==> flow/design.v <==
module dual_port_ram #(
  parameter DATA_WIDTH = 8,
  parameter ADDR_WIDTH = 6
)(
  input logic clk,
  input logic rst,
  input logic [DATA_WIDTH-1 : 0] data1,
  input logic [ADDR_WIDTH-1 : 0] addr1,
  input logic enable1,
  input logic [DATA_WIDTH-1 : 0] data2,
  input logic [ADDR_WIDTH-1 : 0] addr2,
  input logic enable2,
  output logic [DATA_WIDTH-1 : 0] q1,
  output logic [DATA_WIDTH-1 : 0] q2
);
  logic [DATA_WIDTH-1 : 0] ram[0 : 2**(ADDR_WIDTH)-1];
  always@(posedge clk) begin
    if(rst) begin
      q1 <= 0;
      q2 <= 0;
    end else begin
      if (enable1) begin
        ram[addr1] <= data1;
      end else begin
        q1 <= ram[addr1];
      end 
      if (enable2) begin
        ram[addr2] <= data2;
      end else begin
        q2 <= ram[addr2];
      end 
    end 
  end
endmodule
; Reports on dual_port_ram
; Tool output for the design above before and after an edit, in the order of the flow.
; Lines under "before" count in the file above, lines under "after" in the edited file.
; "diff": "after" minus "before" as printed here.
; Cell names lack the library's common part.
; Not given: n/a
[design]
design = dual_port_ram
clk_port = clk
lib = sky130hd
lib_corner = tt_025C_1v80

; Diff
; The edit as a unified diff against the file above.
; The edit is scripted, without regard to the design's behaviour, which it may alter; it was not made to optimise anything.
; begin of diff
@@ -1,4 +1,4 @@
 module dual_port_ram #(
-  parameter DATA_WIDTH = 8,
+  parameter DATA_WIDTH = 16,
   parameter ADDR_WIDTH = 6
 )(
; end of diff

; Word-level counts
; Source: Yosys, flattened and elaborated, memories not mapped. Widths are those after wreduce; folded enables and synchronous resets count as part of the registers. Registers that Yosys merges into a memory's read port (data or address) are not register bits. Print and check cells do not count. Equal cells are merged and count once.
; Memory sizes are those after Yosys's memory passes, which may raise the word count (mostly to a power of two), join words into wider ones and drop unused or constant bits.
[op_classes]
columns = item, before, after, diff
row1 = muxes, 12, 12, 0
row2 = reduce_logical, 2, 2, 0
[op_table]
columns = op, before, after, diff
row1 = 2-to-1 mux 8 bit, 4, 0, -4
row2 = 2-to-1 mux 16 bit, 0, 4, 4
; Operator kinds equal on both sides are left out: 3.
[word_totals]
columns = item, before, after, diff
row1 = word_cells, 15, 15, 0
row2 = in_bits, 32, 48, 16
row3 = output_inout_bits, 16, 32, 16
row4 = n_memories, 1, 1, 0
row5 = regBits, 0, 0, 0
row6 = clocked_rd_ports_x_width, 16, 32, 16
row7 = ram_bits, 512, 1024, 512
[memory_table]
columns = item, before, after
row1 = mem_shapes, ram 64x8 r2 w2, ram 64x16 r2 w2

; Longest topological paths
; Depth = most cells in a row (Yosys ltp): at word level without a register or memory, in the mapped netlist without a sequential cell, where the memories' decode and read muxes count.
[logic_depth]
columns = item, before, after, diff
row1 = ltp_word, 2, 2, 0
row2 = ABC_AREA, 0, 0, n/a
row3 = depth_mapped, 10, 11, 1
row4 = depth_no_buf, 6, 6, 0

; Synthesis result
; Source: synth_stat.txt of the flow (Yosys; design flattened, memories mapped). It holds for the ABC_AREA given above (unset counts as 0); a run with the other value may have another netlist.
[synth_totals]
columns = item, before, after, diff
row1 = mapped_area_um2, 31844.3, 62247.2, 30402.9
row2 = flip_flops, 528, 1056, 528
row3 = stdcells, 2444, 4643, 2199
row4 = n_buf, 281, 609, 328
[types]
columns = cell_type, before, after, diff
row1 = mux2_2, 561, 1160, 599
row2 = edfxtp_1, 512, 1024, 512
row3 = a221oi_1, 130, 337, 207
row4 = clkbuf_1, 156, 327, 171
row5 = buf_2, 71, 172, 101
row6 = nor2_1, 72, 172, 100
row7 = mux2i_1, 93, 186, 93
row8 = o21ai_0, 80, 159, 79
row9 = a22oi_1, 71, 131, 60
row10 = mux4_2, 67, 126, 59
row11 = o22ai_1, 62, 116, 54
row12 = buf_1, 23, 62, 39
row13 = o22a_1, 4, 24, 20
row14 = nor2_2, 29, 11, -18
row15 = dfxtp_1, 16, 32, 16
row16 = o221ai_1, 12, 28, 16
row17 = a22o_1, 22, 37, 15
row18 = nand2_2, 1, 16, 15
; Cell types equal on both sides are left out: 6.
; The list need not be complete.

; Worst setup path after synthesis
; OpenSTA on the mapped netlist: ideal clock, no wires. The path of least setup slack (recovery checks aside). Input and output delay are each 20% of the period. Register names are those of the netlist, which keeps one name where synthesis merged equal registers.
[synth_timing]
columns = item, before, after, diff
row1 = path_type, input to register, input to register, n/a
row2 = from, input enable1, input addr1[2], n/a
row3 = to, memory ram[3][0], memory ram[26][0], n/a
row4 = arrival_ns, 3.723, 4.558, 0.835
row5 = path_stages, 5, 9, 4
row6 = path_delay_ns, 2.111, 2.969, 0.858
row7 = path_buffers, 1, 6, 5
row8 = slack_ns, 5.889, 5.031, -0.858
row9 = tclk_ns, 10.0, 10.0, 0.0
row10 = setup_ns, 0.388, 0.411, 0.023
row11 = synth_period_reached_ns, 4.111, 4.969, 0.858
; "path_delay_ns" is the arrival time less input delay plus setup time.
; "path_stages": output pins that drive a net of the path, with the launching flip-flop's if there is one; two outputs of one cell count as two.
; "synth_period_reached_ns" = period - worst setup slack (recovery checks aside). The figure is calculated, with input and output delays left at 20% of the set period.
; The rows between start and end are the longest chain of elaborated cells between them; the timing report does not say that the signal goes this way. Where chains are equally long, one stands for them.
; Each line given opens the expression or statement behind the cell; cells for indexed reads and writes are added by Yosys, which also makes memories of some case tables.
; before: The path ends at the enable pin of a flip-flop; only ways to that pin are counted.
[synth_between_before]
path_cell_list = buf_2 -> clkinv_1 -> nor2_1 -> nand3_1 -> o32ai_1
elab_chain_len = 2
cone_cells = 4
cone_lines = 2
cone_classes = mux (4)
[synth_rtl_before]
columns = item, line_no
row1 = "start, declared", 9  ; input logic enable1,
row2 = 2-to-1 mux 6 bit, 22  ; if (enable1) begin
row3 = 2-to-1 mux 6 bit, 18  ; if(rst) begin
row4 = "end, declared", 16  ; logic [DATA_WIDTH-1 : 0] ram[0 : 2**(ADDR_WIDTH)-1];
[synth_between_after]
path_cell_list = buf_6 -> buf_6 -> buf_4 -> buf_4 -> buf_2 -> buf_2 -> nor3_1 -> nand2_1 -> o21ai_0
elab_chain_len = 2
cone_cells = 2
cone_lines = 2
cone_classes = mux (2)
[synth_rtl_after]
columns = item, line_no
row1 = "start, declared", 8  ; input logic [ADDR_WIDTH-1 : 0] addr1,
row2 = 2-to-1 mux 6 bit, 22  ; if (enable1) begin
row3 = 2-to-1 mux 6 bit, 18  ; if(rst) begin
row4 = "end, declared", 16  ; logic [DATA_WIDTH-1 : 0] ram[0 : 2**(ADDR_WIDTH)-1];

; Worst path after layout
; From the final timing report of each run of set A: the path of least setup slack in the routed layout; clock arrival at registers is part of the times.
[layout_timing]
columns = item, before, after, diff
row1 = path_type, input to register, input to register, n/a
row2 = from, input addr2[2], input addr2[0], n/a
row3 = to, memory ram[62][7], register q2[8], n/a
row4 = slack_ns, 4.69, 4.42, -0.27
row5 = setup_ns, 0.38, 0.05, -0.33
row6 = path_stages, 6, 9, 3
row7 = arrival_ns, 5.56, 6.33, 0.77
row8 = path_buffers, 2, 3, 1
row9 = tclk_ns, 10.0, 10.0, 0.0
; The rows between start and end are the longest chain of elaborated cells between them; the timing report does not say that the signal goes this way. Where chains are equally long, one stands for them.
[layout_between_before]
path_cell_list = buf_6 -> buf_4 -> inv_2 -> nor3_4 -> nand2_4 -> o21ai_0
elab_chain_len = 2
cone_cells = 2
cone_lines = 2
cone_classes = mux (2)
[layout_rtl_before]
columns = item, line_no
row1 = "start, declared", 11  ; input logic [ADDR_WIDTH-1 : 0] addr2,
row2 = 2-to-1 mux 6 bit, 27  ; if (enable2) begin
row3 = 2-to-1 mux 6 bit, 18  ; if(rst) begin
row4 = "end, declared", 16  ; logic [DATA_WIDTH-1 : 0] ram[0 : 2**(ADDR_WIDTH)-1];
[layout_between_after]
path_cell_list = clkbuf_8 -> buf_4 -> and2_2 -> buf_4 -> a22oi_1 -> o22ai_1 -> a22oi_1 -> o2111ai_1 -> o221a_2
[layout_rtl_after]
columns = item, line_no
row1 = "start, declared", 11  ; input logic [ADDR_WIDTH-1 : 0] addr2,
row2 = "end, declared", 14  ; output logic [DATA_WIDTH-1 : 0] q2
; after: No chain of elaborated cells between the ends is given.

; Measured runs
; Both versions went through the flow (Yosys, OpenROAD) with the same settings in each pair. Constraints: input delay and output delay 20% of the set period each, output load 0.01 pF.
[settings_set_A]
CORE_UTILIZATION = 30
period_ns = 10.0
CAP_MARGIN = 20
CORE_MARGIN = 2
SLEW_MARGIN = 20
[measured_set_A]
columns = item, before, after, diff
row1 = period_reached_ns, 5.306, 5.582, 0.276
row2 = die_footprint_um2, 108771.0, 211149.0, 102378.0
row3 = final_setup_ws_ns, 4.694, 4.418, -0.276
row4 = design_power_mw, 5.318, 10.880, 5.562
row5 = layout_utilization_pct, 33.4, 33.8, 0.4
row6 = finalCellArea_um2, 35122.4, 69766.9, 34644.5
row7 = synth_area_um2, 31844.3, 62247.2, 30402.9
[settings_set_B]
ABC_AREA = 1
CAP_MARGIN = 30
CELL_PAD_IN_SITES_GLOBAL_PLACEMENT = 1
CORE_UTILIZATION = 30
GPL_ROUTABILITY_DRIVEN = 1
GPL_TIMING_DRIVEN = 0
HOLD_SLACK_MARGIN = -0.04
PLACE_DENSITY_LB_ADDON = 0.07
period_ns = 4.57
CORE_MARGIN = 2
SLEW_MARGIN = 20
[measured_set_B]
columns = item, before, after, diff
row1 = period_reached_ns, 4.625, 4.965, 0.340
row2 = die_footprint_um2, 115416.0, 226709.0, 111293.0
row3 = final_setup_ws_ns, -0.055, -0.395, -0.340
row4 = design_power_mw, 13.487, 27.860, 14.373
row5 = layout_utilization_pct, 35.6, 36.6, 1.0
row6 = finalCellArea_um2, 39924.5, 81124.1, 41199.6
row7 = synth_area_um2, 33814.9, 66875.4, 33060.5
; By "period_reached_ns" is meant the clock period of the run minus its worst setup slack. This is arithmetic on one report: input and output delays are still those of the set period (20% each).
; "design_power_mw" rests on the timing tool's default activity at the inputs, not on a simulated workload.
